==> flow/design.v <==
module mux8to1_8bit( input [7:0] in0,in1,in2,in3,in4,in5,in6,in7, input [2:0] Sel, output reg [7:0] outBus );
	always@(in0 or in1 or in2 or in3 or in4 or in5 or in6 or in7 or Sel)
	case (Sel)
			3'b000: outBus=in0;
			3'b001: outBus=in1;
			3'b010: outBus=in2;
			3'b011: outBus=in3;
			3'b100: outBus=in4;
			3'b101: outBus=in5;
			3'b110: outBus=in6;
			3'b111: outBus=in7;
	endcase
endmodule
module mux4to1_8bit( input [7:0] in0,in1,in2,in3, input [1:0] Sel, output reg [7:0] outBus );
	always@(in0 or in1 or in2 or in3 or Sel)
	case (Sel)
			2'b00: outBus=in0;
			2'b01: outBus=in1;
			2'b10: outBus=in2;
			2'b11: outBus=in3;
	endcase
endmodule
module mux2to1_8bit( input [7:0] in0,in1, input Sel, output reg [7:0] outBus );
	always@(in0 or in1 or Sel)
	case (Sel)
			1'b0: outBus=in0;
			1'b1: outBus=in1;
	endcase
endmodule
module mux8to1_32bit( input [31:0] in0,in1,in2,in3,in4,in5,in6,in7, input [2:0] Sel, output reg [31:0] outBus );
	always@(in0 or in1 or in2 or in3 or in4 or in5 or in6 or in7 or Sel)
	case (Sel)
			3'b000: outBus=in0;
			3'b001: outBus=in1;
			3'b010: outBus=in2;
			3'b011: outBus=in3;
			3'b100: outBus=in4;
			3'b101: outBus=in5;
			3'b110: outBus=in6;
			3'b111: outBus=in7;
	endcase
endmodule
module mux4to1_32bit( input [31:0] in0,in1,in2,in3, input [1:0] Sel, output reg [31:0] outBus );
	always@(in0 or in1 or in2 or in3 or Sel)
	case (Sel)
			2'b00: outBus=in0;
			2'b01: outBus=in1;
			2'b10: outBus=in2;
			2'b11: outBus=in3;
	endcase
endmodule
module mux2to1_32bit( input [31:0] in0,in1, input Sel, output reg [31:0] outBus );
	always@(in0 or in1 or Sel)
	case (Sel)
			1'b0: outBus=in0;
			1'b1: outBus=in1;
	endcase
endmodule
module mux2to1_1bit( input in0, in1, input Sel, output reg outBus );
	always@(in0 or in1 or Sel)
	case (Sel)
			1'b0: outBus=in0;
			1'b1: outBus=in1;
	endcase
endmodule
module signExt3to32( input [2:0] offset, output reg [31:0] signExtOffset);
  always@(offset)
  begin
    case(offset[2])
      1'b0: signExtOffset = { 29'b00000000000000000000000000000, offset};
      1'b1: signExtOffset = { 29'b11111111111111111111111111111, offset};
    endcase
  end
endmodule
module signExt5to32( input [4:0] offset, output reg [31:0] signExtOffset);
  always@(offset)
  begin
    case(offset[4])
      1'b0: signExtOffset = { 27'b000000000000000000000000000, offset};
      1'b1: signExtOffset = { 27'b111111111111111111111111111, offset};
    endcase
  end
endmodule
module signExt8to32( input [7:0] offset, output reg [31:0] signExtOffset);
  always@(offset)
  begin
    case(offset[7])
      1'b0: signExtOffset = { 24'b00000000000000000000000, offset};
      1'b1: signExtOffset = { 24'b111111111111111111111111, offset};
    endcase
  end
endmodule
module signExt11to32( input [10:0] offset, output reg [31:0] signExtOffset);
  always@(offset)
  begin
    case(offset[10])
      1'b0: signExtOffset = { 21'b000000000000000000000, offset};
      1'b1: signExtOffset = { 21'b111111111111111111111, offset};
    endcase
  end
endmodule
module zeroExt8to32( input [7:0] offset, output reg [31:0] zeroExtOffset);
  always@(offset)
  begin
    zeroExtOffset = { 24'b000000000000000000000000, offset};
  end
endmodule
module decoder3to8( input [2:0] encoded, output reg [7:0] decOut);
	always@(encoded)
	begin
		case(encoded)
			3'b000: decOut=8'b00000001; 
			3'b001: decOut=8'b00000010;
			3'b010: decOut=8'b00000100;
			3'b011: decOut=8'b00001000;
			3'b100: decOut=8'b00010000;
			3'b101: decOut=8'b00100000;
			3'b110: decOut=8'b01000000;
			3'b111: decOut=8'b10000000;
		endcase
	end
endmodule
module alu(
		input [31:0] aluIn1, input [31:0] aluIn2, input aluOp, output reg [31:0] aluOut, 
		output reg flag_z, output reg flag_n, output reg flag_c, output reg flag_v
);
 	reg [31:0] signedAluIn2;
	always@(aluIn1 or aluIn2 or aluOp)
	begin
		case(aluOp)
			1'b0: signedAluIn2 = aluIn2;
			1'b1: signedAluIn2 = -aluIn2;
		endcase
		{flag_c,aluOut} = aluIn1 + signedAluIn2;
		flag_z = (aluOut == 0)?1'b1:1'b0;
		flag_n = aluOut[31];
		flag_v = ( (aluIn1[31]==0 && signedAluIn2[31]==0 && aluOut[31]==1 ) || (aluIn1[31]==1 && signedAluIn2[31]==1 && aluOut[31]==0 ) )?1:0;
	end
endmodule
module adder32bit(input [31:0] op1, input [31:0] op2, output reg [31:0] res);
	always@(op1 or op2)
		res = op1 + op2;
endmodule
module D_ff (input clk, input reset, input regWrite, input decOut1b, input d, output reg q);
	always @ (posedge clk)
	begin
	if(reset==1'b1)
		q<=0;
	else
		if(regWrite == 1'b1 && decOut1b==1'b1) begin q<=d; end
	end
endmodule
module register3bit( input clk, input reset, input regWrite, input decOut1b, input [2:0] writeData, output  [2:0] outR );
	D_ff d0(clk, reset, regWrite, decOut1b, writeData[0], outR[0]);
	D_ff d1(clk, reset, regWrite, decOut1b, writeData[1], outR[1]);
	D_ff d2(clk, reset, regWrite, decOut1b, writeData[2], outR[2]);
endmodule
module flagRegister4bit( 
	input clk, input reset, input regWrite, 
	input p4_flag_z, p4_flag_n, p4_flag_c, p4_flag_v,
	output flag_z, flag_n, flag_c, flag_v
);
	register1bit reg_flag_z( clk, reset, regWrite, 1'b1, p4_flag_z, flag_z);
	register1bit reg_flag_n( clk, reset, regWrite, 1'b1, p4_flag_n, flag_n);
	register1bit reg_flag_c( clk, reset, regWrite, 1'b1, p4_flag_c, flag_c);
	register1bit reg_flag_v( clk, reset, regWrite, 1'b1, p4_flag_v, flag_v);
endmodule
module register1bit( input clk, input reset, input regWrite, input decOut1b, input writeData, output  outR );
	D_ff d0(clk, reset, regWrite, decOut1b, writeData, outR);
endmodule
module register8bit( input clk, input reset, input regWrite, input decOut1b, input [7:0] writeData, output  [7:0] outR );
	D_ff d0(clk, reset, regWrite, decOut1b, writeData[0], outR[0]);
	D_ff d1(clk, reset, regWrite, decOut1b, writeData[1], outR[1]);
	D_ff d2(clk, reset, regWrite, decOut1b, writeData[2], outR[2]);
	D_ff d3(clk, reset, regWrite, decOut1b, writeData[3], outR[3]);
	D_ff d4(clk, reset, regWrite, decOut1b, writeData[4], outR[4]);
	D_ff d5(clk, reset, regWrite, decOut1b, writeData[5], outR[5]);
	D_ff d6(clk, reset, regWrite, decOut1b, writeData[6], outR[6]);
	D_ff d7(clk, reset, regWrite, decOut1b, writeData[7], outR[7]);
endmodule
module register16bit( input clk, input reset, input regWrite, input decOut1b, input [15:0] writeData, output  [15:0] outR );
	D_ff d0(clk, reset, regWrite, decOut1b, writeData[0], outR[0]);
	D_ff d1(clk, reset, regWrite, decOut1b, writeData[1], outR[1]);
	D_ff d2(clk, reset, regWrite, decOut1b, writeData[2], outR[2]);
	D_ff d3(clk, reset, regWrite, decOut1b, writeData[3], outR[3]);
	D_ff d4(clk, reset, regWrite, decOut1b, writeData[4], outR[4]);
	D_ff d5(clk, reset, regWrite, decOut1b, writeData[5], outR[5]);
	D_ff d6(clk, reset, regWrite, decOut1b, writeData[6], outR[6]);
	D_ff d7(clk, reset, regWrite, decOut1b, writeData[7], outR[7]);
	D_ff d8(clk, reset, regWrite, decOut1b, writeData[8], outR[8]);
	D_ff d9(clk, reset, regWrite, decOut1b, writeData[9], outR[9]);
	D_ff d10(clk, reset, regWrite, decOut1b, writeData[10], outR[10]);
	D_ff d11(clk, reset, regWrite, decOut1b, writeData[11], outR[11]);
	D_ff d12(clk, reset, regWrite, decOut1b, writeData[12], outR[12]);
	D_ff d13(clk, reset, regWrite, decOut1b, writeData[13], outR[13]);
	D_ff d14(clk, reset, regWrite, decOut1b, writeData[14], outR[14]);
	D_ff d15(clk, reset, regWrite, decOut1b, writeData[15], outR[15]);
endmodule
module register32bit( input clk, input reset, input regWrite, input decOut1b, input [31:0] writeData, output  [31:0] outR );
	D_ff d0(clk, reset, regWrite, decOut1b, writeData[0], outR[0]);
	D_ff d1(clk, reset, regWrite, decOut1b, writeData[1], outR[1]);
	D_ff d2(clk, reset, regWrite, decOut1b, writeData[2], outR[2]);
	D_ff d3(clk, reset, regWrite, decOut1b, writeData[3], outR[3]);
	D_ff d4(clk, reset, regWrite, decOut1b, writeData[4], outR[4]);
	D_ff d5(clk, reset, regWrite, decOut1b, writeData[5], outR[5]);
	D_ff d6(clk, reset, regWrite, decOut1b, writeData[6], outR[6]);
	D_ff d7(clk, reset, regWrite, decOut1b, writeData[7], outR[7]);
	D_ff d8(clk, reset, regWrite, decOut1b, writeData[8], outR[8]);
	D_ff d9(clk, reset, regWrite, decOut1b, writeData[9], outR[9]);
	D_ff d10(clk, reset, regWrite, decOut1b, writeData[10], outR[10]);
	D_ff d11(clk, reset, regWrite, decOut1b, writeData[11], outR[11]);
	D_ff d12(clk, reset, regWrite, decOut1b, writeData[12], outR[12]);
	D_ff d13(clk, reset, regWrite, decOut1b, writeData[13], outR[13]);
	D_ff d14(clk, reset, regWrite, decOut1b, writeData[14], outR[14]);
	D_ff d15(clk, reset, regWrite, decOut1b, writeData[15], outR[15]);
	D_ff d16(clk, reset, regWrite, decOut1b, writeData[16], outR[16]);
	D_ff d17(clk, reset, regWrite, decOut1b, writeData[17], outR[17]);
	D_ff d18(clk, reset, regWrite, decOut1b, writeData[18], outR[18]);
	D_ff d19(clk, reset, regWrite, decOut1b, writeData[19], outR[19]);
	D_ff d20(clk, reset, regWrite, decOut1b, writeData[20], outR[20]);
	D_ff d21(clk, reset, regWrite, decOut1b, writeData[21], outR[21]);
	D_ff d22(clk, reset, regWrite, decOut1b, writeData[22], outR[22]);
	D_ff d23(clk, reset, regWrite, decOut1b, writeData[23], outR[23]);
	D_ff d24(clk, reset, regWrite, decOut1b, writeData[24], outR[24]);
	D_ff d25(clk, reset, regWrite, decOut1b, writeData[25], outR[25]);
	D_ff d26(clk, reset, regWrite, decOut1b, writeData[26], outR[26]);
	D_ff d27(clk, reset, regWrite, decOut1b, writeData[27], outR[27]);
	D_ff d28(clk, reset, regWrite, decOut1b, writeData[28], outR[28]);
	D_ff d29(clk, reset, regWrite, decOut1b, writeData[29], outR[29]);
	D_ff d30(clk, reset, regWrite, decOut1b, writeData[30], outR[30]);
	D_ff d31(clk, reset, regWrite, decOut1b, writeData[31], outR[31]);
endmodule
module register32bit_2WriteData( input clk, input reset, input regWrite1, input regWrite2, input decOut1b, input writeData_sel, input [31:0] writeData_1, input [31:0] writeData_2, output  [31:0] outR );
	wire [31:0] writeData;
	wire regWrite;
	mux2to1_32bit mux_writeData(writeData_1, writeData_2, writeData_sel, writeData);	 
	mux2to1_1bit mux_regWrite(regWrite1, regWrite2,writeData_sel, regWrite);
	D_ff d0(clk, reset, regWrite, decOut1b, writeData[0], outR[0]);
	D_ff d1(clk, reset, regWrite, decOut1b, writeData[1], outR[1]);
	D_ff d2(clk, reset, regWrite, decOut1b, writeData[2], outR[2]);
	D_ff d3(clk, reset, regWrite, decOut1b, writeData[3], outR[3]);
	D_ff d4(clk, reset, regWrite, decOut1b, writeData[4], outR[4]);
	D_ff d5(clk, reset, regWrite, decOut1b, writeData[5], outR[5]);
	D_ff d6(clk, reset, regWrite, decOut1b, writeData[6], outR[6]);
	D_ff d7(clk, reset, regWrite, decOut1b, writeData[7], outR[7]);
	D_ff d8(clk, reset, regWrite, decOut1b, writeData[8], outR[8]);
	D_ff d9(clk, reset, regWrite, decOut1b, writeData[9], outR[9]);
	D_ff d10(clk, reset, regWrite, decOut1b, writeData[10], outR[10]);
	D_ff d11(clk, reset, regWrite, decOut1b, writeData[11], outR[11]);
	D_ff d12(clk, reset, regWrite, decOut1b, writeData[12], outR[12]);
	D_ff d13(clk, reset, regWrite, decOut1b, writeData[13], outR[13]);
	D_ff d14(clk, reset, regWrite, decOut1b, writeData[14], outR[14]);
	D_ff d15(clk, reset, regWrite, decOut1b, writeData[15], outR[15]);
	D_ff d16(clk, reset, regWrite, decOut1b, writeData[16], outR[16]);
	D_ff d17(clk, reset, regWrite, decOut1b, writeData[17], outR[17]);
	D_ff d18(clk, reset, regWrite, decOut1b, writeData[18], outR[18]);
	D_ff d19(clk, reset, regWrite, decOut1b, writeData[19], outR[19]);
	D_ff d20(clk, reset, regWrite, decOut1b, writeData[20], outR[20]);
	D_ff d21(clk, reset, regWrite, decOut1b, writeData[21], outR[21]);
	D_ff d22(clk, reset, regWrite, decOut1b, writeData[22], outR[22]);
	D_ff d23(clk, reset, regWrite, decOut1b, writeData[23], outR[23]);
	D_ff d24(clk, reset, regWrite, decOut1b, writeData[24], outR[24]);
	D_ff d25(clk, reset, regWrite, decOut1b, writeData[25], outR[25]);
	D_ff d26(clk, reset, regWrite, decOut1b, writeData[26], outR[26]);
	D_ff d27(clk, reset, regWrite, decOut1b, writeData[27], outR[27]);
	D_ff d28(clk, reset, regWrite, decOut1b, writeData[28], outR[28]);
	D_ff d29(clk, reset, regWrite, decOut1b, writeData[29], outR[29]);
	D_ff d30(clk, reset, regWrite, decOut1b, writeData[30], outR[30]);
	D_ff d31(clk, reset, regWrite, decOut1b, writeData[31], outR[31]);
endmodule
module pipleline_IF_ID( 
		input clk, input reset, input regWrite, input IF_flush,
		input [15:0] aluInstr, memInstr, input [31:0] pc_plus4, 
		output [15:0] p1_aluInstr, output [15:0] p1_memInstr, output [31:0] p1_pc_plus4
	);
	register16bit reg_aluInstr(clk, reset | IF_flush, regWrite, 1'b1, aluInstr, p1_aluInstr);
	register16bit reg_memInstr(clk, reset | IF_flush, regWrite, 1'b1, memInstr, p1_memInstr);
	register32bit reg_pc_plus4(clk, reset | IF_flush, regWrite, 1'b1, pc_plus4 , p1_pc_plus4);
endmodule
module pipeline_ID_EX( 
		input clk, input reset, input regWrite, input ID_flush, input p2_pipeline_stall,
		input [2:0] alu_rn, alu_rm, alu_rd, mem_rn, mem_rd,
		output [2:0] p2_alu_rn, p2_alu_rm, p2_alu_rd, p2_mem_rn, p2_mem_rd,
		input [31:0] alu_reg_rm, alu_reg_rn, mem_reg_rn, mem_reg_rd, 
		output [31:0] p2_alu_reg_rm, p2_alu_reg_rn, p2_mem_reg_rn, p2_mem_reg_rd, 
		input [31:0] ex_alu_reg_rm, ex_alu_reg_rn, ex_mem_reg_rn, input [7:0] ex_mem_reg_rd,
		input [31:0] alu_sextImm3, mem_sextImm5,
		output [31:0] p2_alu_sextImm3, p2_mem_sextImm5,
		input [31:0] mem_shiftedSext8_branchOffset,	
		output [31:0] p2_mem_shiftedSext8_branchOffset,
		input memRead, memWrite, alu_regWrite, mem_regWrite, flag_regWrite,
		input aluOp, aluSrcB,
		input isBranch, isJump,
		output p2_memRead, p2_memWrite, p2_alu_regWrite, p2_mem_regWrite, p2_flag_regWrite,
		output p2_aluOp, p2_aluSrcB,
		output p2_isBranch, p2_isJump
	);
	wire signal_reset = reset | ID_flush;
	wire valWrite = regWrite | p2_pipeline_stall;
	wire [31:0] v_alu_reg_rn = p2_pipeline_stall ? ex_alu_reg_rn : alu_reg_rn;
	wire [31:0] v_alu_reg_rm = p2_pipeline_stall ? ex_alu_reg_rm : alu_reg_rm;
	wire [31:0] v_mem_reg_rn = p2_pipeline_stall ? ex_mem_reg_rn : mem_reg_rn;
	wire [31:0] v_mem_reg_rd = p2_pipeline_stall ? {24'b0, ex_mem_reg_rd} : mem_reg_rd;
	register3bit reg_alu_rn( clk, reset, regWrite, 1'b1, alu_rn, p2_alu_rn );
	register3bit reg_alu_rm( clk, reset, regWrite, 1'b1, alu_rm, p2_alu_rm );
	register3bit reg_alu_rd( clk, reset, regWrite, 1'b1, alu_rd, p2_alu_rd );
	register3bit reg_mem_rn( clk, reset, regWrite, 1'b1, mem_rn, p2_mem_rn );
	register3bit reg_mem_rd( clk, reset, regWrite, 1'b1, mem_rd, p2_mem_rd );
	register32bit reg_alu_reg_rn( clk, reset, valWrite, 1'b1, v_alu_reg_rn, p2_alu_reg_rn );
	register32bit reg_alu_reg_rm( clk, reset, valWrite, 1'b1, v_alu_reg_rm, p2_alu_reg_rm );
	register32bit reg_mem_reg_rn( clk, reset, valWrite, 1'b1, v_mem_reg_rn, p2_mem_reg_rn );
	register32bit reg_mem_reg_rd( clk, reset, valWrite, 1'b1, v_mem_reg_rd, p2_mem_reg_rd );
	register32bit reg_alu_sextImm3( clk, reset, regWrite, 1'b1, alu_sextImm3, p2_alu_sextImm3 );
	register32bit reg_mem_sextImm5( clk, reset, regWrite, 1'b1, mem_sextImm5, p2_mem_sextImm5 );
	register32bit reg_mem_sextImm8( clk, reset, regWrite, 1'b1, mem_shiftedSext8_branchOffset, p2_mem_shiftedSext8_branchOffset ); 
	register1bit  reg_memRead( clk, signal_reset, regWrite, 1'b1, memRead, p2_memRead);
	register1bit  reg_memWrite( clk, signal_reset, regWrite, 1'b1, memWrite, p2_memWrite);
	register1bit  reg_alu_regWrite( clk, signal_reset, regWrite, 1'b1, alu_regWrite, p2_alu_regWrite);
	register1bit  reg_mem_regWrite( clk, signal_reset, regWrite, 1'b1, mem_regWrite, p2_mem_regWrite);
	register1bit  reg_mem_flag_regWrite( clk, signal_reset, regWrite, 1'b1, flag_regWrite, p2_flag_regWrite);
	register1bit  reg_aluOp( clk, signal_reset, regWrite, 1'b1, aluOp, p2_aluOp);
	register1bit  reg_aluSrcB( clk, signal_reset, regWrite, 1'b1, aluSrcB, p2_aluSrcB);
	register1bit  reg_isBranch( clk, signal_reset, regWrite, 1'b1, isBranch, p2_isBranch);
	register1bit  reg_isJump( clk, signal_reset, regWrite, 1'b1, isJump, p2_isJump);
endmodule
module pipeline_EX_MEM( 
	input clk, reset, regWrite, EX_flush, bubble,
	input p2_memRead, p2_memWrite, p2_alu_regWrite, p2_mem_regWrite, p2_flag_regWrite,
	input [2:0] alu_rd, mem_rd,
	input [7:0] mem_reg_rd,
	input [31:0] alu_aluOut,  mem_address,
	input alu_flag_z, alu_flag_n, alu_flag_c, alu_flag_v,
	output p3_memRead, p3_memWrite, p3_alu_regWrite, p3_mem_regWrite,
	output [2:0] p3_alu_rd, p3_mem_rd,
	output [7:0] p3_mem_reg_rd, 
	output [31:0] p3_alu_aluOut, p3_mem_address,
	output p3_flag_z, p3_flag_n, p3_flag_c, p3_flag_v
);
	wire signal_reset = reset | EX_flush | bubble;
	register1bit  reg_memRead( clk, signal_reset, regWrite, 1'b1, p2_memRead, p3_memRead );
	register1bit  reg_memWrite( clk, signal_reset, regWrite, 1'b1, p2_memWrite, p3_memWrite);
	register1bit  reg_alu_regWrite( clk, signal_reset, regWrite, 1'b1, p2_alu_regWrite, p3_alu_regWrite);
	register1bit  reg_mem_regWrite( clk, signal_reset, regWrite, 1'b1, p2_mem_regWrite, p3_mem_regWrite);
	register3bit reg_alu_rd( clk, reset | EX_flush, regWrite, 1'b1, alu_rd, p3_alu_rd );
	register3bit reg_mem_rd( clk, reset | EX_flush, regWrite, 1'b1, mem_rd, p3_mem_rd );
	register32bit reg_alu_aluOut( clk, reset | EX_flush, regWrite, 1'b1, alu_aluOut, p3_alu_aluOut );
	register8bit reg_mem_reg_rd( clk, reset | EX_flush, regWrite, 1'b1, mem_reg_rd, p3_mem_reg_rd );
	register32bit reg_mem_address( clk, reset | EX_flush, regWrite, 1'b1, mem_address, p3_mem_address );
	register1bit reg_flag_z( clk, reset | EX_flush, regWrite & p2_flag_regWrite & ~bubble , 1'b1, alu_flag_z, p3_flag_z);  
	register1bit reg_flag_n( clk, reset | EX_flush, regWrite & p2_flag_regWrite & ~bubble , 1'b1, alu_flag_n, p3_flag_n);  
	register1bit reg_flag_c( clk, reset | EX_flush, regWrite & p2_flag_regWrite & ~bubble , 1'b1, alu_flag_c, p3_flag_c);  
	register1bit reg_flag_v( clk, reset | EX_flush, regWrite & p2_flag_regWrite & ~bubble , 1'b1, alu_flag_v, p3_flag_v);  
endmodule
module pipeline_MEM_WB(
		input clk, reset, regWrite,
		input p3_alu_regWrite, p3_mem_regWrite,
		input [2:0]  alu_rd, mem_rd,
		input [31:0] alu_aluOut, mem_memOut,
		input p3_flag_z, p3_flag_n, p3_flag_c, p3_flag_v,
		output p4_alu_regWrite, p4_mem_regWrite,
		output [2:0] p4_alu_rd, p4_mem_rd,
		output [31:0] p4_alu_aluOut, p4_mem_memOut,
		output p4_flag_z, p4_flag_n, p4_flag_c, p4_flag_v
);
	register1bit  reg_alu_regWrite( clk, reset, regWrite, 1'b1, p3_alu_regWrite, p4_alu_regWrite);
	register1bit  reg_mem_regWrite( clk, reset, regWrite, 1'b1, p3_mem_regWrite, p4_mem_regWrite);
	register3bit reg_alu_rd( clk, reset, regWrite, 1'b1, alu_rd, p4_alu_rd );
	register3bit reg_mem_rd( clk, reset, regWrite, 1'b1, mem_rd, p4_mem_rd );
	register32bit reg_alu_aluOut( clk, reset, regWrite, 1'b1, alu_aluOut, p4_alu_aluOut );
	register32bit reg_mem_memOut( clk, reset, regWrite, 1'b1, mem_memOut, p4_mem_memOut );
	register1bit reg_flag_z( clk, reset, regWrite , 1'b1, p3_flag_z, p4_flag_z);  
	register1bit reg_flag_n( clk, reset, regWrite , 1'b1, p3_flag_n, p4_flag_n);  
	register1bit reg_flag_c( clk, reset, regWrite , 1'b1, p3_flag_c, p4_flag_c);  
	register1bit reg_flag_v( clk, reset, regWrite , 1'b1, p3_flag_v, p4_flag_v);  
endmodule
module dataMem(input clk, input reset, input regWrite, input [31:0] memAddress, input [7:0] writeData, output hit, output [7:0] memOut);
	assign hit = 1'b1;
	wire [7:0] decOut;
	wire [7:0] outR0, outR1, outR2, outR3, outR4, outR5, outR6, outR7;
	decoder3to8 dm_decoder( memAddress[2:0], decOut);
	register8bit dm0( clk, reset, regWrite, decOut[0], writeData, outR0 );
	register8bit dm1( clk, reset, regWrite, decOut[1], writeData, outR1 );
	register8bit dm2( clk, reset, regWrite, decOut[2], writeData, outR2 );
	register8bit dm3( clk, reset, regWrite, decOut[3], writeData, outR3 );
	register8bit dm4( clk, reset, regWrite, decOut[4], writeData, outR4 );
	register8bit dm5( clk, reset, regWrite, decOut[5], writeData, outR5 );
	register8bit dm6( clk, reset, regWrite, decOut[6], writeData, outR6 );
	register8bit dm7( clk, reset, regWrite, decOut[7], writeData, outR7 );
	mux8to1_8bit dm_mux( outR0, outR1, outR2, outR3, outR4, outR5, outR6, outR7, memAddress[2:0], memOut);
endmodule
module controlCircuit(
		input [6:0] p1_aluOpcode, input [4:0] p1_memOpcode, 
		input p3_flag_v, input p3_flag_n, input p2_isBranch,
		output reg memRead, output reg memWrite, output reg alu_regWrite,output reg mem_regWrite, output reg flag_regWrite,
		output reg aluOp, output reg aluSrcB, 
		output reg isBranch, output reg isJump,output reg [1:0] pcSrc,
		output reg IF_flush, output reg ID_flush, output reg EX_flush
	);
	reg undefined_instruction;
	always @ (*)
	begin
		undefined_instruction = 0;
		aluOp = p1_aluOpcode[5];
		aluSrcB = p1_aluOpcode[6];
		IF_flush=0; ID_flush=0; EX_flush=0; isBranch = 0; isJump = 0;
		case(p1_aluOpcode[4:0])
			5'b00011: 
				begin
					alu_regWrite = 1;	 
					flag_regWrite = 1;
				end
			5'b01000: 
				begin
					alu_regWrite = 0;	 
					flag_regWrite = 1;
				end
			5'b00000:  
				begin
					alu_regWrite = 0;	 
					flag_regWrite = 0;
				end
			default: 
				begin
					alu_regWrite = 0;
					flag_regWrite = 0;
					undefined_instruction = 1;
				end
		endcase
		case(p1_memOpcode[4:0])
			5'b01100:   
				begin
					memRead = 0;
					memWrite = 1;
					mem_regWrite = 0;
				end
			5'b01101:  
				begin
					memRead = 1;
					memWrite = 0;
					mem_regWrite = 1;
				end
			5'b11010:  
				begin
					memRead = 0;
					memWrite = 0;
					mem_regWrite = 0;
					isBranch = 1;
				end
			5'b11110:  
				begin
					memRead = 0;
					memWrite = 0;
					mem_regWrite = 0;
					isJump = 1;
				end
			5'b00000:  
				begin
					memRead = 0;
					memWrite = 0;
					mem_regWrite = 0;
				end
			default:
				begin
					memRead = 0;
					memWrite = 0;
					mem_regWrite = 0; 
					undefined_instruction = 1;
				end
		endcase
		if(p3_flag_v )  
			begin
				pcSrc = 3;
				IF_flush=1; ID_flush=1; EX_flush=1;
			end
		else if(p2_isBranch & p3_flag_n )  
			begin	
				pcSrc = 1;
				IF_flush=1; ID_flush=1;
			end
		else if (isJump)  
			begin
				pcSrc = 2;
				IF_flush=1;
			end
		else if(undefined_instruction)
			begin
				pcSrc = 3;
				IF_flush=1;
			end
		else
			pcSrc = 0;
	end
endmodule
module registerSet( 
		input clk, input reset,
		input alu_regWrite, input mem_regWrite, input [7:0] decOut1, input [7:0] decOut2, 
		input [31:0] writeData_1, input [31:0] writeData_2,  
		output [31:0] outR0,outR1,outR2,outR3,outR4,outR5,outR6,outR7 
	);
	wire [7:0] decOut;
	assign decOut[0] = decOut1[0] | decOut2[0];
	assign decOut[1] = decOut1[1] | decOut2[1];
	assign decOut[2] = decOut1[2] | decOut2[2];
	assign decOut[3] = decOut1[3] | decOut2[3];
	assign decOut[4] = decOut1[4] | decOut2[4];
	assign decOut[5] = decOut1[5] | decOut2[5];
	assign decOut[6] = decOut1[6] | decOut2[6];
	assign decOut[7] = decOut1[7] | decOut2[7];
	register32bit_2WriteData r0 (clk, reset, alu_regWrite, mem_regWrite, decOut[0] , decOut2[0], writeData_1, writeData_2 , outR0 );
	register32bit_2WriteData r1 (clk, reset, alu_regWrite, mem_regWrite, decOut[1] , decOut2[1], writeData_1, writeData_2 , outR1 );
	register32bit_2WriteData r2 (clk, reset, alu_regWrite, mem_regWrite, decOut[2] , decOut2[2], writeData_1, writeData_2 , outR2 );
	register32bit_2WriteData r3 (clk, reset, alu_regWrite, mem_regWrite, decOut[3] , decOut2[3], writeData_1, writeData_2 , outR3 );
	register32bit_2WriteData r4 (clk, reset, alu_regWrite, mem_regWrite, decOut[4] , decOut2[4], writeData_1, writeData_2 , outR4 );
	register32bit_2WriteData r5 (clk, reset, alu_regWrite, mem_regWrite, decOut[5] , decOut2[5], writeData_1, writeData_2 , outR5 );
	register32bit_2WriteData r6 (clk, reset, alu_regWrite, mem_regWrite, decOut[6] , decOut2[6], writeData_1, writeData_2 , outR6 );
	register32bit_2WriteData r7 (clk, reset, alu_regWrite, mem_regWrite, decOut[7] , decOut2[7], writeData_1, writeData_2 , outR7 );
endmodule
module registerFile(
	input clk, input reset, 
	input p4_mem_regWrite, input [2:0] mem_rn, mem_rd, p4_mem_rd, input [31:0] mem_writeData,
	input p4_alu_regWrite, input [2:0] alu_rm, alu_rn, alu_rd, p4_alu_rd, input [31:0] alu_writeData,
	output [31:0] mem_reg_rn, mem_reg_rd, 
	output [31:0] alu_reg_rm, alu_reg_rn
	);
	wire [31:0] outR0,outR1,outR2,outR3,outR4,outR5,outR6,outR7;
	wire [7:0] alu_decOut, mem_decOut;
	decoder3to8 alu_decoder(p4_alu_rd, alu_decOut);
	decoder3to8 mem_decoder(p4_mem_rd, mem_decOut);
	wire [7:0] mem_decOut_we = mem_decOut & {8{p4_mem_regWrite}};
	registerSet rSet0( clk, reset, p4_alu_regWrite, p4_mem_regWrite, alu_decOut, mem_decOut_we, alu_writeData, mem_writeData, outR0,outR1,outR2,outR3,outR4,outR5,outR6,outR7 ); 
	wire [31:0] file_mem_reg_rn, file_mem_reg_rd, file_alu_reg_rn, file_alu_reg_rm;
	mux8to1_32bit mux_mrn( outR0,outR1,outR2,outR3,outR4,outR5,outR6,outR7, mem_rn, file_mem_reg_rn );
	mux8to1_32bit mux_mrd( outR0,outR1,outR2,outR3,outR4,outR5,outR6,outR7, mem_rd, file_mem_reg_rd );
	mux8to1_32bit mux_arn( outR0,outR1,outR2,outR3,outR4,outR5,outR6,outR7,alu_rn, file_alu_reg_rn );
	mux8to1_32bit mux_arm( outR0,outR1,outR2,outR3,outR4,outR5,outR6,outR7,alu_rm, file_alu_reg_rm );
	assign mem_reg_rn = (p4_mem_regWrite && p4_mem_rd == mem_rn) ? mem_writeData : (p4_alu_regWrite && p4_alu_rd == mem_rn) ? alu_writeData : file_mem_reg_rn;
	assign mem_reg_rd = (p4_mem_regWrite && p4_mem_rd == mem_rd) ? mem_writeData : (p4_alu_regWrite && p4_alu_rd == mem_rd) ? alu_writeData : file_mem_reg_rd;
	assign alu_reg_rn = (p4_mem_regWrite && p4_mem_rd == alu_rn) ? mem_writeData : (p4_alu_regWrite && p4_alu_rd == alu_rn) ? alu_writeData : file_alu_reg_rn;
	assign alu_reg_rm = (p4_mem_regWrite && p4_mem_rd == alu_rm) ? mem_writeData : (p4_alu_regWrite && p4_alu_rd == alu_rm) ? alu_writeData : file_alu_reg_rm;
endmodule
module forwarding_unit(
		input p3_alu_regWrite, input p4_alu_regWrite, input p4_mem_regWrite,input p2_alu_regWrite,
		input [2:0] p4_mem_rd, input [2:0] p4_alu_rd, 
		input [2:0] p3_alu_rd, input [2:0] p3_mem_rd,
		input [2:0] p2_mem_rd,input [2:0] p2_alu_rm ,
		input [2:0] p2_alu_rn,input [2:0] p2_mem_rn,
		output reg [1:0] f_alu_reg_rn_sel , output reg [1:0] f_alu_reg_rm_sel, output reg [1:0] f_mem_reg_rn_sel, output reg [1:0] f_mem_reg_rd_sel, output reg f_memStage_mem_rd_sel  
	); 
		always @ (*)
		begin
		f_alu_reg_rn_sel = 0 ; f_alu_reg_rm_sel = 0 ; f_mem_reg_rn_sel = 0 ; f_mem_reg_rd_sel = 0; f_memStage_mem_rd_sel = 0; 
		if( p3_alu_regWrite == 1 && p3_alu_rd != 0 && p3_alu_rd == p2_alu_rn )	 
			f_alu_reg_rn_sel = 1;
		else if( p4_mem_regWrite == 1 && p4_mem_rd != 0 && p4_mem_rd == p2_alu_rn )	 
			f_alu_reg_rn_sel = 3;
		else if( p4_alu_regWrite == 1 && p4_alu_rd != 0 && p4_alu_rd == p2_alu_rn )	 
			f_alu_reg_rn_sel = 2;
		if( p3_alu_regWrite == 1 &&  p3_alu_rd != 0 && p3_alu_rd == p2_alu_rm )	 
			f_alu_reg_rm_sel = 1;
		else if( p4_mem_regWrite == 1 && p4_mem_rd != 0 && p4_mem_rd == p2_alu_rm )	 
			f_alu_reg_rm_sel = 3;
		else if( p4_alu_regWrite == 1 && p4_alu_rd != 0 && p4_alu_rd == p2_alu_rm )	 
			f_alu_reg_rm_sel = 2;
		if( p3_alu_regWrite == 1 &&  p3_alu_rd != 0 && p3_alu_rd == p2_mem_rn )		 
			f_mem_reg_rn_sel = 1;
		else if( p4_mem_regWrite == 1 && p4_mem_rd != 0 && p4_mem_rd == p2_mem_rn )	 
			f_mem_reg_rn_sel = 3;
		else if( p4_alu_regWrite == 1 && p4_alu_rd != 0 && p4_alu_rd == p2_mem_rn )	 
			f_mem_reg_rn_sel = 2;
		if( p3_alu_regWrite == 1 &&  p3_alu_rd != 0 && p3_alu_rd == p2_mem_rd )		 
			f_mem_reg_rd_sel = 1;
		else if( p4_mem_regWrite == 1 && p4_mem_rd != 0 && p4_mem_rd == p2_mem_rd )	 
			f_mem_reg_rd_sel = 3;
		else if( p4_alu_regWrite == 1 && p4_alu_rd != 0 && p4_alu_rd == p2_mem_rd )	 
			f_mem_reg_rd_sel = 2;
		if( p4_mem_regWrite == 1 && p4_mem_rd != 0 && p4_mem_rd == p3_mem_rd )  
			f_memStage_mem_rd_sel = 1;
	end
endmodule
module hazard_detection(
		input p3_mem_regWrite, input [2:0] p3_mem_rd,
		input [2:0] p2_alu_rm, input [2:0] p2_alu_rn, input [2:0] p2_mem_rn,
		output reg PCWrite_HU, output reg p1_regWrite_HU, output reg p2_stall
	);
		always @ (*)	  
		begin
			PCWrite_HU = 1;  p1_regWrite_HU = 1;  p2_stall = 0; 
			if ( p3_mem_regWrite == 1 && p3_mem_rd !=0 && (p2_alu_rm == p3_mem_rd || p2_alu_rn == p3_mem_rd || p2_mem_rn == p3_mem_rd ) )
				begin 
					PCWrite_HU = 0;  
					p1_regWrite_HU = 0;  
					p2_stall = 1; 
				end	
		end
endmodule
module IFStage(
		input clk, input reset, input p1_pipeline_regWrite, input IF_flush,
		input pcWrite, 	input [31:0] pc_branchTarget, pc_jumpTarget, 
		input [1:0] pcSrc,  
		output [15:0] p1_aluInstr, p1_memInstr, 
		output [31:0] p1_pc_plus4,
		output [31:0] imem_addr, input [31:0] imem_data
	);
	wire [31:0] pc_out;
	wire [31:0] pc_writeData;
	register32bit PC( clk, reset, pcWrite, 1'b1, pc_writeData, pc_out );
	wire [31:0] pc_plus4;
	adder32bit adder_pc( pc_out, 32'd4 , pc_plus4 );
	mux4to1_32bit mux_pc_writeData( pc_plus4, pc_branchTarget,  pc_jumpTarget, 32'b00000000_11111111_00000000_11111111, pcSrc, pc_writeData );
	wire [31:0] instr2Word;
	assign imem_addr = pc_out;
	assign instr2Word = imem_data;
	pipleline_IF_ID p1(
		clk, reset, p1_pipeline_regWrite, IF_flush,
		instr2Word[31:16], instr2Word[15:0], pc_plus4, 
		p1_memInstr, p1_aluInstr, p1_pc_plus4 
	);
endmodule
module IDStage(
		input clk, input reset, input p2_pipeline_regWrite, input p2_pipeline_stall,  
		input [15:0] p1_aluInstr, p1_memInstr,
		input p3_flag_v, p3_flag_n,  
		input p4_mem_regWrite, p4_alu_regWrite, 
		input [2:0] p4_alu_rd, p4_mem_rd, 
		input [31:0] p4_alu_writeData, p4_mem_writeData,
		input p4_flag_z, p4_flag_n, p4_flag_c, p4_flag_v,
		input [31:0] ex_alu_reg_rm, ex_alu_reg_rn, ex_mem_reg_rn, input [7:0] ex_mem_reg_rd,
		output [2:0] p2_alu_rm, p2_alu_rn, p2_alu_rd, p2_mem_rn, p2_mem_rd, 
		output [31:0] p2_alu_reg_rm, p2_alu_reg_rn, p2_mem_reg_rn, p2_mem_reg_rd, 
		output [31:0] p2_alu_sext3_imm, p2_mem_sext5_memOffset, p2_mem_shiftedSext8_branchOffset, 		
		output [31:0] mem_shiftedSext11_jumpOffset,
		output flag_z, flag_n, flag_c, flag_v, 	 
		output p2_memRead, p2_memWrite, p2_alu_regWrite, p2_mem_regWrite, p2_flag_regWrite,
		output p2_aluOp, p2_aluSrcB,
		output p2_isBranch, p2_isJump, output [1:0] pcSrc,														 
		output IF_flush, output ID_flush, output EX_flush
	);
	wire [31:0] mem_sext11_jumpOffset, mem_sext8_branchOffset;
	wire [31:0] mem_shiftedSext8_branchOffset;  
	signExt11to32 mem_signExt11( p1_memInstr[15:5], mem_sext11_jumpOffset );
	signExt8to32 mem_signExt8( p1_memInstr[15:8], mem_sext8_branchOffset );
	assign mem_shiftedSext11_jumpOffset = {mem_sext11_jumpOffset[30:0],1'b0};
	assign mem_shiftedSext8_branchOffset = {mem_sext8_branchOffset[30:0],1'b0};	
	wire memRead, memWrite, alu_regWrite, mem_regWrite, flag_regWrite;
	wire aluOp, aluSrcB; 
	wire isBranch, isJump;
	wire alu_undefinedInstruction, mem_undefinedInstruction;
	wire IF_flush_raw, ID_flush_raw;
	controlCircuit ctrlCkt(
		p1_aluInstr[6:0] , p1_memInstr[4:0],
		p3_flag_v, p3_flag_n, p2_isBranch,
		memRead, memWrite, alu_regWrite, mem_regWrite, flag_regWrite,
		aluOp, aluSrcB, 
		isBranch, isJump, pcSrc,
		IF_flush_raw, ID_flush_raw, EX_flush
	);
	wire redirect_ok = p3_flag_v | ~p2_pipeline_stall;
	assign IF_flush = IF_flush_raw & redirect_ok;
	assign ID_flush = ID_flush_raw & redirect_ok;
	wire ID_flush_eff = ID_flush;
	flagRegister4bit flag_register( clk, reset, 1'b1,
		p4_flag_z, p4_flag_n, p4_flag_c, p4_flag_v,
		flag_z, flag_n, flag_c, flag_v
	);
	wire [31:0] alu_reg_rm, alu_reg_rn, mem_reg_rn, mem_reg_rd;
	registerFile rFile( clk, reset, 
		p4_mem_regWrite, p1_memInstr[10:8], p1_memInstr[7:5], p4_mem_rd, p4_mem_writeData,
		p4_alu_regWrite, p1_aluInstr[15:13], p1_aluInstr[12:10], p1_aluInstr[9:7], p4_alu_rd, p4_alu_writeData,
		mem_reg_rn, mem_reg_rd, 
		alu_reg_rm, alu_reg_rn
	);
	wire [31:0] alu_sext3_imm, mem_sext5_memOffset;
	signExt3to32 alu_signExt3( p1_aluInstr[15:13], alu_sext3_imm );
	signExt5to32 mem_signExt5( p1_memInstr[15:11], mem_sext5_memOffset );
	pipeline_ID_EX p2( 
		clk, reset, p2_pipeline_regWrite, ID_flush_eff, p2_pipeline_stall,
		p1_aluInstr[15:13], p1_aluInstr[12:10], p1_aluInstr[9:7], p1_memInstr[10:8], p1_memInstr[7:5],	 
		p2_alu_rm, p2_alu_rn, p2_alu_rd, p2_mem_rn, p2_mem_rd,											 
		alu_reg_rm, alu_reg_rn, mem_reg_rn, mem_reg_rd, 							 
		p2_alu_reg_rm, p2_alu_reg_rn, p2_mem_reg_rn, p2_mem_reg_rd, 				 
		ex_alu_reg_rm, ex_alu_reg_rn, ex_mem_reg_rn, ex_mem_reg_rd,				 
		alu_sext3_imm, mem_sext5_memOffset, 			 
		p2_alu_sext3_imm, p2_mem_sext5_memOffset, 		 
		mem_shiftedSext8_branchOffset,		 
		p2_mem_shiftedSext8_branchOffset,	 
		memRead, memWrite, alu_regWrite, mem_regWrite, flag_regWrite,
		aluOp, aluSrcB, 
		isBranch, isJump, 
		p2_memRead, p2_memWrite, p2_alu_regWrite, p2_mem_regWrite, p2_flag_regWrite,
		p2_aluOp, p2_aluSrcB,
		p2_isBranch, p2_isJump
	);
endmodule
module EXStage(input clk, input reset, input p3_pipeline_regWrite, input EX_flush,
		input p2_memRead, p2_memWrite, p2_alu_regWrite, p2_mem_regWrite, p2_flag_regWrite,
		input p2_aluOp, p2_aluSrcB, 
		input [2:0] p2_alu_rn, p2_alu_rm, p2_alu_rd, p2_mem_rn, p2_mem_rd,
		input [31:0] p2_alu_reg_rm, p2_alu_reg_rn, p2_mem_reg_rn,
		input [7:0] p2_mem_reg_rd, 
		input [31:0] p2_alu_sextImm3, p2_mem_sextImm5,
		input [1:0]	 f_mem_reg_rd_sel, 										 
		input [1:0]  f_mem_reg_rn_sel, f_alu_reg_rm_sel, f_alu_reg_rn_sel,	 
		input [31:0] f_mem_reg_rn_1, f_mem_reg_rn_2, f_mem_reg_rn_3,	 
		input [7:0] f_mem_reg_rd_1, f_mem_reg_rd_2, f_mem_reg_rd_3,		 
		input [31:0] f_alu_reg_rm_1, f_alu_reg_rm_2, f_alu_reg_rm_3,	 
		input [31:0] f_alu_reg_rn_1, f_alu_reg_rn_2, f_alu_reg_rn_3, 	 
		output p3_memRead, p3_memWrite, p3_alu_regWrite, p3_mem_regWrite,
		output [2:0] p3_alu_rd, p3_mem_rd,
		output [7:0] p3_mem_reg_rd,
		output [31:0] p3_alu_aluOut, p3_mem_address,
		output p3_flag_z, p3_flag_n, p3_flag_c, p3_flag_v,
		input stall,
		output [31:0] ex_alu_reg_rm, ex_alu_reg_rn, ex_mem_reg_rn, output [7:0] ex_mem_reg_rd
);
	wire [31:0] selected_mem_reg_rn;
	mux4to1_32bit mux_mem_reg_rn( p2_mem_reg_rn, f_mem_reg_rn_1, f_mem_reg_rn_2, f_mem_reg_rn_3, f_mem_reg_rn_sel, selected_mem_reg_rn );
	wire [7:0] selected_mem_reg_rd;
	mux4to1_8bit mux_mem_reg_rd( p2_mem_reg_rd, f_mem_reg_rd_1, f_mem_reg_rd_2, f_mem_reg_rd_3, f_mem_reg_rd_sel, selected_mem_reg_rd );
	wire [31:0] mem_address;
	adder32bit memAddressAdder(p2_mem_sextImm5, selected_mem_reg_rn, mem_address);
	wire [31:0] aluIn1;
	mux4to1_32bit mux_alu_reg_rn( p2_alu_reg_rn, f_alu_reg_rn_1, f_alu_reg_rn_2, f_alu_reg_rn_3, f_alu_reg_rn_sel, aluIn1 );
	wire [31:0] selected_alu_reg_rm;
	wire [31:0] aluIn2;
	mux4to1_32bit mux_alu_reg_rm( p2_alu_reg_rm, f_alu_reg_rm_1, f_alu_reg_rm_2, f_alu_reg_rm_3, f_alu_reg_rm_sel, selected_alu_reg_rm );
	assign ex_alu_reg_rm = selected_alu_reg_rm;
	assign ex_alu_reg_rn = aluIn1;
	assign ex_mem_reg_rn = selected_mem_reg_rn;
	assign ex_mem_reg_rd = selected_mem_reg_rd;
	mux2to1_32bit mux_alu_rm_imm( selected_alu_reg_rm, p2_alu_sextImm3, p2_aluSrcB, aluIn2 );
	wire [31:0] aluOut;
	wire alu_flag_z, alu_flag_n, alu_flag_c, alu_flag_v;
	alu theALU(
		aluIn1, aluIn2, p2_aluOp, aluOut, 
		alu_flag_z, alu_flag_n, alu_flag_c, alu_flag_v
	);
	pipeline_EX_MEM p3( 
		clk, reset, p3_pipeline_regWrite, EX_flush, stall,
		p2_memRead, p2_memWrite, p2_alu_regWrite, p2_mem_regWrite, p2_flag_regWrite,
		p2_alu_rd, p2_mem_rd,
		p2_mem_reg_rd, 
		aluOut, mem_address,
		alu_flag_z, alu_flag_n, alu_flag_c, alu_flag_v,
		p3_memRead, p3_memWrite, p3_alu_regWrite, p3_mem_regWrite,
		p3_alu_rd, p3_mem_rd,
		p3_mem_reg_rd, 
		p3_alu_aluOut, p3_mem_address,
		p3_flag_z, p3_flag_n, p3_flag_c, p3_flag_v
	);	
endmodule
module MEMStage( 
		input clk, reset, p4_pipeline_regWrite, 
		input p3_memWrite, p3_alu_regWrite, p3_mem_regWrite,
		input [2:0] p3_alu_rd, p3_mem_rd,
		input [7:0] p3_mem_reg_rd, 
		input [31:0] p3_alu_aluOut, p3_mem_address,
		input f_memStage_mem_rd_sel,
		input [7:0] f_memStage_mem_reg_rd,
		input p3_flag_z, p3_flag_n, p3_flag_c, p3_flag_v,
		output p4_alu_regWrite, p4_mem_regWrite,
		output [2:0] p4_alu_rd, p4_mem_rd,
		output [31:0] p4_alu_aluOut, 
		output [31:0] p4_mem_memOut,
		output p4_flag_z, p4_flag_n, p4_flag_c, p4_flag_v
);
	wire [7:0] selected_mem_rd;
	mux2to1_8bit mux_f_memStage_mem_rd( p3_mem_reg_rd, f_memStage_mem_reg_rd, f_memStage_mem_rd_sel, selected_mem_rd );
	wire [7:0] mem_memOut_8bit;
	wire [31:0] mem_memOut;
	wire hit;
	dataMem dataMemory( clk, reset, p3_memWrite, p3_mem_address, selected_mem_rd, hit, mem_memOut_8bit );
	zeroExt8to32 zExt_memOut( mem_memOut_8bit, mem_memOut );
	pipeline_MEM_WB p4( 
		clk, reset, p4_pipeline_regWrite, 
		p3_alu_regWrite, p3_mem_regWrite,
		p3_alu_rd, p3_mem_rd,
		p3_alu_aluOut, mem_memOut,
		p3_flag_z, p3_flag_n, p3_flag_c, p3_flag_v,
		p4_alu_regWrite, p4_mem_regWrite,
		p4_alu_rd, p4_mem_rd,
		p4_alu_aluOut, p4_mem_memOut,
		p4_flag_z, p4_flag_n, p4_flag_c, p4_flag_v
	);
endmodule
module mainModule(
		input clk, input reset,
		output [31:0] imem_addr, input [31:0] imem_data,
		output wb_alu_we, output [2:0] wb_alu_rd, output [31:0] wb_alu_data,
		output wb_mem_we, output [2:0] wb_mem_rd, output [7:0] wb_mem_data,
		output [3:0] flags
	);
	wire IF_flush, ID_flush, EX_flush; 
	wire pcWrite, p1_pipeline_regWrite;
	wire p2_pipeline_regWrite, p2_pipeline_stall;
	wire hu_pcWrite, hu_p1_regWrite, hu_stall;
	wire p3_pipeline_regWrite = 1'b1;
	wire [1:0]  f_mem_reg_rn_sel, f_alu_reg_rm_sel, f_alu_reg_rn_sel;	 
	wire [1:0] f_mem_reg_rd_sel;
	wire f_memStage_mem_rd_sel;
	wire [31:0] p2_pc_branchTarget, pc_jumpTarget; 
	wire [1:0] pcSrc;
	wire [15:0] p1_aluInstr, p1_memInstr;  
	wire [31:0] p1_pc_plus4;
	IFStage the_IFStage(
		clk, reset, p1_pipeline_regWrite, IF_flush, 
		pcWrite, 	p2_pc_branchTarget, pc_jumpTarget, 
		pcSrc,  
		p1_aluInstr, p1_memInstr, p1_pc_plus4,
		imem_addr, imem_data
	);
	wire p2_memRead, p2_memWrite, p2_alu_regWrite, p2_mem_regWrite, p2_flag_regWrite;
	wire p2_aluOp, p2_aluSrcB;
	wire p2_isBranch, p2_isJump; 
	wire p3_memRead, p3_memWrite, p3_alu_regWrite, p3_mem_regWrite;
	wire p4_alu_regWrite, p4_mem_regWrite;
	wire [2:0] p2_alu_rm, p2_alu_rn, p2_alu_rd, p2_mem_rn, p2_mem_rd;
	wire [2:0] p3_alu_rd, p3_mem_rd;
	wire [2:0] p4_alu_rd, p4_mem_rd;
	wire [31:0] p2_alu_reg_rm, p2_alu_reg_rn, p2_mem_reg_rn, p2_mem_reg_rd;  
	wire [31:0] p2_alu_imm, p2_memOffset;
	wire [7:0] p3_mem_reg_rd;
	wire [31:0] p3_alu_aluOut, p3_mem_address;
	wire [31:0] p4_alu_aluOut, p4_mem_memOut;
	wire [31:0] f_mem_reg_rn_1, f_mem_reg_rn_2, f_mem_reg_rn_3;	 
	wire [7:0] f_mem_reg_rd_1, f_mem_reg_rd_2, f_mem_reg_rd_3;		 
	wire [31:0] f_alu_reg_rm_1, f_alu_reg_rm_2, f_alu_reg_rm_3;	 
	wire [31:0] f_alu_reg_rn_1, f_alu_reg_rn_2, f_alu_reg_rn_3; 	 
	wire [7:0] f_memStage_mem_reg_rd;	
	assign f_mem_reg_rn_1 = p3_alu_aluOut; assign f_mem_reg_rn_2 = p4_alu_aluOut; assign f_mem_reg_rn_3 = p4_mem_memOut;
	assign f_alu_reg_rm_1 = p3_alu_aluOut; assign f_alu_reg_rm_2 = p4_alu_aluOut; assign f_alu_reg_rm_3 = p4_mem_memOut;
	assign f_alu_reg_rn_1 = p3_alu_aluOut; assign f_alu_reg_rn_2 = p4_alu_aluOut; assign f_alu_reg_rn_3 = p4_mem_memOut;
	assign f_mem_reg_rd_1 = p3_alu_aluOut[7:0]; assign f_mem_reg_rd_2 = p4_alu_aluOut[7:0]; assign f_mem_reg_rd_3 = p4_mem_memOut[7:0];
	assign f_memStage_mem_reg_rd = p4_mem_memOut[7:0];
	wire [31:0] ex_alu_reg_rm, ex_alu_reg_rn, ex_mem_reg_rn;
	wire [7:0] ex_mem_reg_rd;
	wire flag_z, flag_n, flag_c, flag_v;
	wire p3_flag_z, p3_flag_n, p3_flag_c, p3_flag_v;
	wire p4_flag_z, p4_flag_n, p4_flag_c, p4_flag_v;
	IDStage theIDStage(
		clk, reset, p2_pipeline_regWrite, p2_pipeline_stall,  
		p1_aluInstr, p1_memInstr,
		p3_flag_v, p3_flag_n,  
		p4_mem_regWrite, p4_alu_regWrite,
		p4_alu_rd, p4_mem_rd,  
		p4_alu_aluOut, p4_mem_memOut,
		p4_flag_z, p4_flag_n, p4_flag_c, p4_flag_v,
		ex_alu_reg_rm, ex_alu_reg_rn, ex_mem_reg_rn, ex_mem_reg_rd,
		p2_alu_rm, p2_alu_rn, p2_alu_rd, p2_mem_rn, p2_mem_rd, 
		p2_alu_reg_rm, p2_alu_reg_rn, p2_mem_reg_rn, p2_mem_reg_rd, 
		p2_alu_imm, p2_memOffset, 
		p2_pc_branchTarget, pc_jumpTarget,
		flag_z, flag_n, flag_c, flag_v, 	 
		p2_memRead, p2_memWrite, p2_alu_regWrite, p2_mem_regWrite, p2_flag_regWrite,
		p2_aluOp, p2_aluSrcB,
		p2_isBranch, p2_isJump, pcSrc,															 
		IF_flush, ID_flush, EX_flush
	);
	EXStage theEXStage(clk, reset, p3_pipeline_regWrite, EX_flush,
		p2_memRead, p2_memWrite, p2_alu_regWrite, p2_mem_regWrite, p2_flag_regWrite,
		p2_aluOp, p2_aluSrcB, 
		p2_alu_rn, p2_alu_rm, p2_alu_rd, p2_mem_rn, p2_mem_rd,
		p2_alu_reg_rm, p2_alu_reg_rn, p2_mem_reg_rn, 
		p2_mem_reg_rd[7:0],  									 
		p2_alu_imm, p2_memOffset, 
		f_mem_reg_rd_sel, 										 
		f_mem_reg_rn_sel, f_alu_reg_rm_sel, f_alu_reg_rn_sel,	 
		f_mem_reg_rn_1, f_mem_reg_rn_2, f_mem_reg_rn_3,	 
		f_mem_reg_rd_1, f_mem_reg_rd_2, f_mem_reg_rd_3,	 
		f_alu_reg_rm_1, f_alu_reg_rm_2, f_alu_reg_rm_3,	 
		f_alu_reg_rn_1, f_alu_reg_rn_2, f_alu_reg_rn_3, 	 
		p3_memRead, p3_memWrite, p3_alu_regWrite, p3_mem_regWrite,
		p3_alu_rd, p3_mem_rd,
		p3_mem_reg_rd,
		p3_alu_aluOut, p3_mem_address,
		p3_flag_z, p3_flag_n, p3_flag_c, p3_flag_v,
		p2_pipeline_stall,
		ex_alu_reg_rm, ex_alu_reg_rn, ex_mem_reg_rn, ex_mem_reg_rd
	);
	MEMStage theMEMStage( 
		clk, reset, 1'b1,
		p3_memWrite, p3_alu_regWrite, p3_mem_regWrite,
		p3_alu_rd, p3_mem_rd,
		p3_mem_reg_rd, 
		p3_alu_aluOut, p3_mem_address,
		f_memStage_mem_rd_sel,
		f_memStage_mem_reg_rd[7:0],
		p3_flag_z, p3_flag_n, p3_flag_c, p3_flag_v,
		p4_alu_regWrite, p4_mem_regWrite,
		p4_alu_rd, p4_mem_rd,
		p4_alu_aluOut,
		p4_mem_memOut,
		p4_flag_z, p4_flag_n, p4_flag_c, p4_flag_v
	);
	forwarding_unit the_forwarding_unit(
		p3_alu_regWrite, p4_alu_regWrite, p4_mem_regWrite, p2_alu_regWrite,
		p4_mem_rd, p4_alu_rd, 
		p3_alu_rd, p3_mem_rd,
		p2_mem_rd, p2_alu_rm ,
		p2_alu_rn, p2_mem_rn,
		f_alu_reg_rn_sel , f_alu_reg_rm_sel, f_mem_reg_rn_sel, f_mem_reg_rd_sel, f_memStage_mem_rd_sel  
	); 	
	 hazard_detection the_hazard_detection(
		p3_mem_regWrite, p3_mem_rd,
		p2_alu_rm, p2_alu_rn, p2_mem_rn,
		hu_pcWrite, hu_p1_regWrite, hu_stall
	);	
	assign p2_pipeline_stall = hu_stall & ~p3_flag_v;
	assign pcWrite = ~p2_pipeline_stall;
	assign p1_pipeline_regWrite = ~p2_pipeline_stall;
	assign p2_pipeline_regWrite = ~p2_pipeline_stall;
	assign wb_alu_we = p4_alu_regWrite;
	assign wb_alu_rd = p4_alu_rd;
	assign wb_alu_data = p4_alu_aluOut;
	assign wb_mem_we = p4_mem_regWrite;
	assign wb_mem_rd = p4_mem_rd;
	assign wb_mem_data = p4_mem_memOut[7:0];
	assign flags = {flag_z, flag_n, flag_c, flag_v};
endmodule
### Reports on mainModule

Tool output for the design above, in the order of the flow.
Lines are those of the file above, counted from 1.
Operators carry their Yosys type and port widths (W data, S select, Z words).
Library cell names are shortened.
Not given: --

| design | value |
|---|---|
| top module | mainModule |
| clock | clk |
| library | sky130hd |
| timing corner | tt_025C_1v80 |

### Elaborated design

Counts by Yosys on the flattened word-level netlist (proc, flatten, opt, wreduce; memories kept). Print and check cells are left out. Cells with the same type and inputs are merged into one.
Yosys's memory passes give these memory sizes; they may raise the number of words (mostly to a power of two), join words into wider ones and drop unused or constant bits.

| word-level totals | value |
|---|---|
| latch bits | 0 |
| bits in writable memories | 0 |
| clocked read ports x word width | 24 |
| memory bits (read-only) | 192 |
| memory cells | 3 |
| output and inout port bits | 84 |
| flip-flop bits (word level) | 688 |
| cells after elaboration | 965 |

Memory list:

| name | words | bits a word | rd ports | write ports | RTL line | source |
|---|---|---|---|---|---|---|
| (no name shown) | 8 | 8 | 1 | 0 | 111 | `case(encoded)` |
| (no name shown) | 8 | 8 | 1 | 0 | 111 |  |
| (no name shown) | 8 | 8 | 1 | 0 | 111 |  |

| cells by class | value |
|---|---|
| reductions and logical operators | 69 |
| eq/ne operators | 81 |
| order comparisons | 0 |
| add/sub/neg operators | 4 |
| shift-type cells | 0 |
| multiply operators | 0 |
| div/mod/pow operators | 0 |
| muxes and demuxes | 83 |
| bitwise gates (word level) | 37 |

Operators with widths:

| cell | number |
|---|---|
| $pmux W32 S2 | 12 |
| $pmux W32 S8 | 3 |
| $pmux W32 S4 | 4 |
| $mux W32 | 9 |
| $pmux W8 S8 | 2 |
| $pmux W31 S2 | 2 |
| $eq A3 B3 Y1 | 24 |
| $eq A3 B3 Y1 const B | 20 |
| $logic_and A1 B1 Y1 | 46 |
| $add A32 B32 Y33 | 1 |
| $add A32 B3 Y32 const B | 1 |
| $neg A32 Y32 | 1 |

Not listed: further kinds 29, cells in them 149.

### Logic depth

Longest topological path by Yosys (ltp), each cell counted once; first at word level (registers and memories cut), then after technology mapping (sequential cells cut; the memories' decode and read muxes count).

| logic depth | value |
|---|---|
| depth in word-level cells | 16 |
| ABC_AREA | 0 |
| gate-level depth with buffers | 28 |

### After synthesis

Source: synth_stat.txt of the flow (Yosys; design flattened, memories mapped). It holds for the ABC_AREA given above (unset counts as 0); a run with the other value may have another netlist.
The area totals of this step are shown rounded.

Cells by type:

| type | number | area in all (um^2) |
|---|---|---|
| dfxtp_1 | 622 | 1.25E+04 |
| nand2_1 | 885 | 3.32E+03 |
| a21oi_1 | 441 | 2.21E+03 |
| clkbuf_1 | 371 | 1.39E+03 |
| nor2_1 | 338 | 1.27E+03 |
| o21ai_0 | 194 | 970.931 |
| mux2i_1 | 92 | 920.883 |
| a211oi_1 | 108 | 810.778 |
| a22oi_1 | 105 | 788.256 |
| a311oi_1 | 80 | 700.672 |

Not listed: further types 74, cells in them 1197.

| synthesis totals | value |
|---|---|
| flip-flop cells | 622 |
| chip area (Yosys) | 33760 um^2 |
| sequential part of the area | 12450 um^2 |
| mapped cells | 4433 |
| buffers | 497 |

By module: a second synthesis without flattening, with its own total; a netlist apart from the flattened one above.

| second synthesis, totals | value |
|---|---|
| cells (unflattened synthesis) | 7034 |
| area (unflattened synthesis) | 67580 um^2 |

Each row is one instance without its submodules.

Modules:

| module | sequential area (um^2) | times used | area (um^2) | cells |
|---|---|---|---|---|
| D_ff | 20.0 | 830 | 43.8 | 4 |
| mux8to1_32bit | 0.0 | 4 | 2245 | 306 |
| mux2to1_32bit | 0.0 | 9 | 544.3 | 36 |
| adder32bit | 0.0 | 2 | 1744 | 241 |
| mux4to1_32bit | 0.0 | 4 | 814.5 | 39 |
| registerFile | 0.0 | 1 | 3088 | 615 |
| alu | 0.0 | 1 | 2546 | 366 |

Further modules, not shown: 31.

### Timing after synthesis

Path of least setup slack by OpenSTA after synthesis, without wires, with an ideal clock, recovery checks aside; 20% of the period is set as input and as output delay. Where synthesis merged equal registers, the netlist keeps one of their names.

| timing path post-synthesis | value |
|---|---|
| path kind | reg-to-reg |
| start point | register theEXStage.p3.reg_alu_rd.d2.q |
| end point | register theEXStage.p3.reg_flag_z.d0.q |
| clock period | 10.0 ns |
| launch time at the first pin | 0.000 ns |
| path buffers | 4 |
| slack | 3.547 ns |
| stages | 28 |
| path delay | 6.453 ns |
| library setup time | 0.069 ns |
| arrival time | 6.384 ns |
| required time | 9.931 ns |
| synthesis period reached | 6.453 ns |

"path delay" is the arrival time less input delay plus setup time.
"stages": output pins that drive a net of the path, with the launching flip-flop's if there is one; two outputs of one cell count as two.
"synthesis period reached" = period - worst setup slack (recovery checks aside). The figure is calculated, with input and output delays left at 20% of the set period.
Between the ends stands the longest chain of elaborated cells between them, by number of cells; it is not shown to be the way that was timed. Of several equally long chains one is given.
A line is the first line of the expression or statement that the cell stems from. Yosys adds cells for indexed reads and writes and turns some case tables into memories.

| between the ends, post-synthesis | value |
|---|---|
| path through | dfxtp_1 > clkbuf_1 > xnor2_1 > and4_1 > clkbuf_1 > clkbuf_1 > o221ai_1 > mux2i_1 > [... 12 more ...] > nor3_1 > a211oi_1 > nand2_1 > xor2_1 > or4_1 > or4_1 > or4_1 > o21ai_1 |
| length of the longest elaborated chain | 12 |
| elaborated cells on any way between the ends | 24 |

RTL lines, path post-synthesis:

| what | RTL line | source |
|---|---|---|
| start: declaration | 144 | `module D_ff (input clk, input reset, input regWrite, input decOut1b, input d, output reg q);` |
| start: assignment | 148 | `q<=0;` |
| start: assignment | 150 | `if(regWrite == 1'b1 && decOut1b==1'b1) begin q<=d; end` |
| $reduce_bool A3 Y1 | 558 | `if( p3_alu_regWrite == 1 && p3_alu_rd != 0 && p3_alu_rd == p2_alu_rm )` |
| $logic_and A1 B1 Y1 (2 in a row) | 558 |  |
| $mux W2 | 558 |  |
| $eq A2 B2 Y1 | 45 | `case (Sel)` |
| [... 4 more ...] | -- |  |
| $add A32 B32 Y33 | 134 | `{flag_c,aluOut} = aluIn1 + signedAluIn2;` |
| $logic_not A32 Y1 | 135 | `flag_z = (aluOut == 0)?1'b1:1'b0;` |
| $mux W1 | 135 |  |
| end: assignment | 148 |  |
| end: assignment | 150 |  |
| end: declaration | 144 |  |

### Worst path after layout

Path of least setup slack in the final report of run 1 (OpenROAD, finished layout, wires in). Where an end is a register, its clock arrival counts in the times.

| timing path after layout | value |
|---|---|
| path kind | reg-to-reg |
| start point | register theMEMStage.p4.reg_mem_rd.d2.q |
| end point | register theEXStage.p3.reg_flag_z.d0.q |
| launch time at the first pin | 0.63 ns |
| clock period | 6.96 ns |
| stages | 25 |
| arrival time | 7.22 ns |
| path buffers | 0 |
| library setup time | 0.06 ns |
| slack | 0.30 ns |
| required time | 7.52 ns |

Between the ends stands the longest chain of elaborated cells between them, by number of cells; it is not shown to be the way that was timed. Of several equally long chains one is given.

| between the ends, after layout | value |
|---|---|
| path through | dfxtp_1 > o31a_1 > nand4_1 > a32oi_1 > o221ai_1 > mux2i_1 > ha_1 > inv_1 > [... 9 more ...] > nor3_1 > a211oi_1 > nand2_1 > xor2_1 > or4_1 > or4_1 > or4_1 > o21ai_1 |
| length of the longest elaborated chain | 13 |
| elaborated cells on any way between the ends | 26 |

RTL lines, path after layout:

| what | RTL line | source |
|---|---|---|
| start: declaration | 144 | `module D_ff (input clk, input reset, input regWrite, input decOut1b, input d, output reg q);` |
| start: assignment | 148 | `q<=0;` |
| start: assignment | 150 | `if(regWrite == 1'b1 && decOut1b==1'b1) begin q<=d; end` |
| $reduce_bool A3 Y1 | 560 | `else if( p4_mem_regWrite == 1 && p4_mem_rd != 0 && p4_mem_rd == p2_alu_rm )` |
| $logic_and A1 B1 Y1 (2 in a row) | 560 |  |
| $mux W2 | 560 |  |
| $mux W2 | 558 | `if( p3_alu_regWrite == 1 && p3_alu_rd != 0 && p3_alu_rd == p2_alu_rm )` |
| [... 5 more ...] | -- |  |
| $add A32 B32 Y33 | 134 | `{flag_c,aluOut} = aluIn1 + signedAluIn2;` |
| $logic_not A32 Y1 | 135 | `flag_z = (aluOut == 0)?1'b1:1'b0;` |
| $mux W1 | 135 |  |
| end: assignment | 148 |  |
| end: assignment | 150 |  |
| end: declaration | 144 |  |

Data sheet: physical implementation of mainModule

Settings and measured results of 5 stored flow runs for module mainModule (sky130hd), not sorted in any way. The constraints put input and output delay at 20% of the set period each and load the outputs with 0.01 pF.
"reached clock period" is the run's clock period less its worst setup slack. It is reckoned from that one timing run; input and output delays stay at 20% of the period that was set.
By "time used up by the worst setup path" is meant the share of the clock period that the worst setup path is allowed (20% is reserved at inputs, 20% at outputs), minus its slack. Clock arrival times at its registers enter into it.
"total power of the final layout" rests on the timing tool's default activity at the inputs, not on a simulated workload.
Results are given in rounded form.
Settings: n/a = not set for that run.

| run | CELL_PAD_IN_SITES_GLOBAL_PLACEMENT | CORE_MARGIN | CORE_UTILIZATION | CTS_CLUSTER_DIAMETER | MIN_ROUTING_LAYER | PLACE_DENSITY | period_ns | CAP_MARGIN | SLEW_MARGIN | ABC_AREA | CORE_ASPECT_RATIO | CTS_CLUSTER_SIZE | GPL_ROUTABILITY_DRIVEN | GPL_TIMING_DRIVEN | SETUP_SLACK_MARGIN | synthesis area (um^2) | area inside the die boundary (um^2) | standard-cell area of the final layout (um^2) | post-layout utilization | worst setup slack after layout (ns) | total negative slack (ns) | worst hold slack after layout (ns) | total power of the final layout (mW) | reached clock period (ns) | time used up by the worst setup path (ns) | kind of the worst setup path |
|---|---|---|---|---|---|---|---|---|---|---|---|---|---|---|---|---|---|---|---|---|---|---|---|---|---|---|
| run 1 | 0 | 2 | 67 | 245 | met1 | 0.64 | 6.96 | 20 | 20 | n/a | n/a | n/a | n/a | n/a | n/a | 33760 | 52200 | 36780 | 0.736 | 0.304 | 0.000 | 0.435 | 13.16 | 6.656 | 6.66 | reg-to-reg |
| run 2 | n/a | 2 | 47 | n/a | n/a | 0.6 | 8.25 | 20 | 20 | n/a | n/a | n/a | n/a | n/a | n/a | 33760 | 73980 | 37160 | 0.522 | 0.753 | 0.000 | 0.435 | 11.28 | 7.497 | 7.50 | reg-to-reg |
| run 3 | n/a | 5 | 30 | 310 | n/a | n/a | 10.0 | 15 | 25 | 1 | 1.96 | 75 | 0 | 1 | 0.97 | 34000 | 120500 | 36070 | 0.319 | 3.951 | 0.000 | 0.444 | 5.928 | 6.049 | 6.05 | reg-to-reg |
| run 4 | 2 | 5 | 30 | 310 | n/a | n/a | 10.9 | 15 | 25 | 1 | 1.96 | 75 | 0 | 1 | 0.97 | 34000 | 120500 | 36310 | 0.321 | 4.231 | 0.000 | 0.333 | 5.631 | 6.669 | 6.67 | reg-to-reg |
| run 5 | n/a | 2 | 30 | 310 | n/a | n/a | 10.0 | 20 | 20 | n/a | n/a | n/a | n/a | n/a | n/a | 33760 | 115200 | 37750 | 0.337 | 1.584 | 0.000 | 0.426 | 9.293 | 8.416 | 8.42 | reg-to-reg |
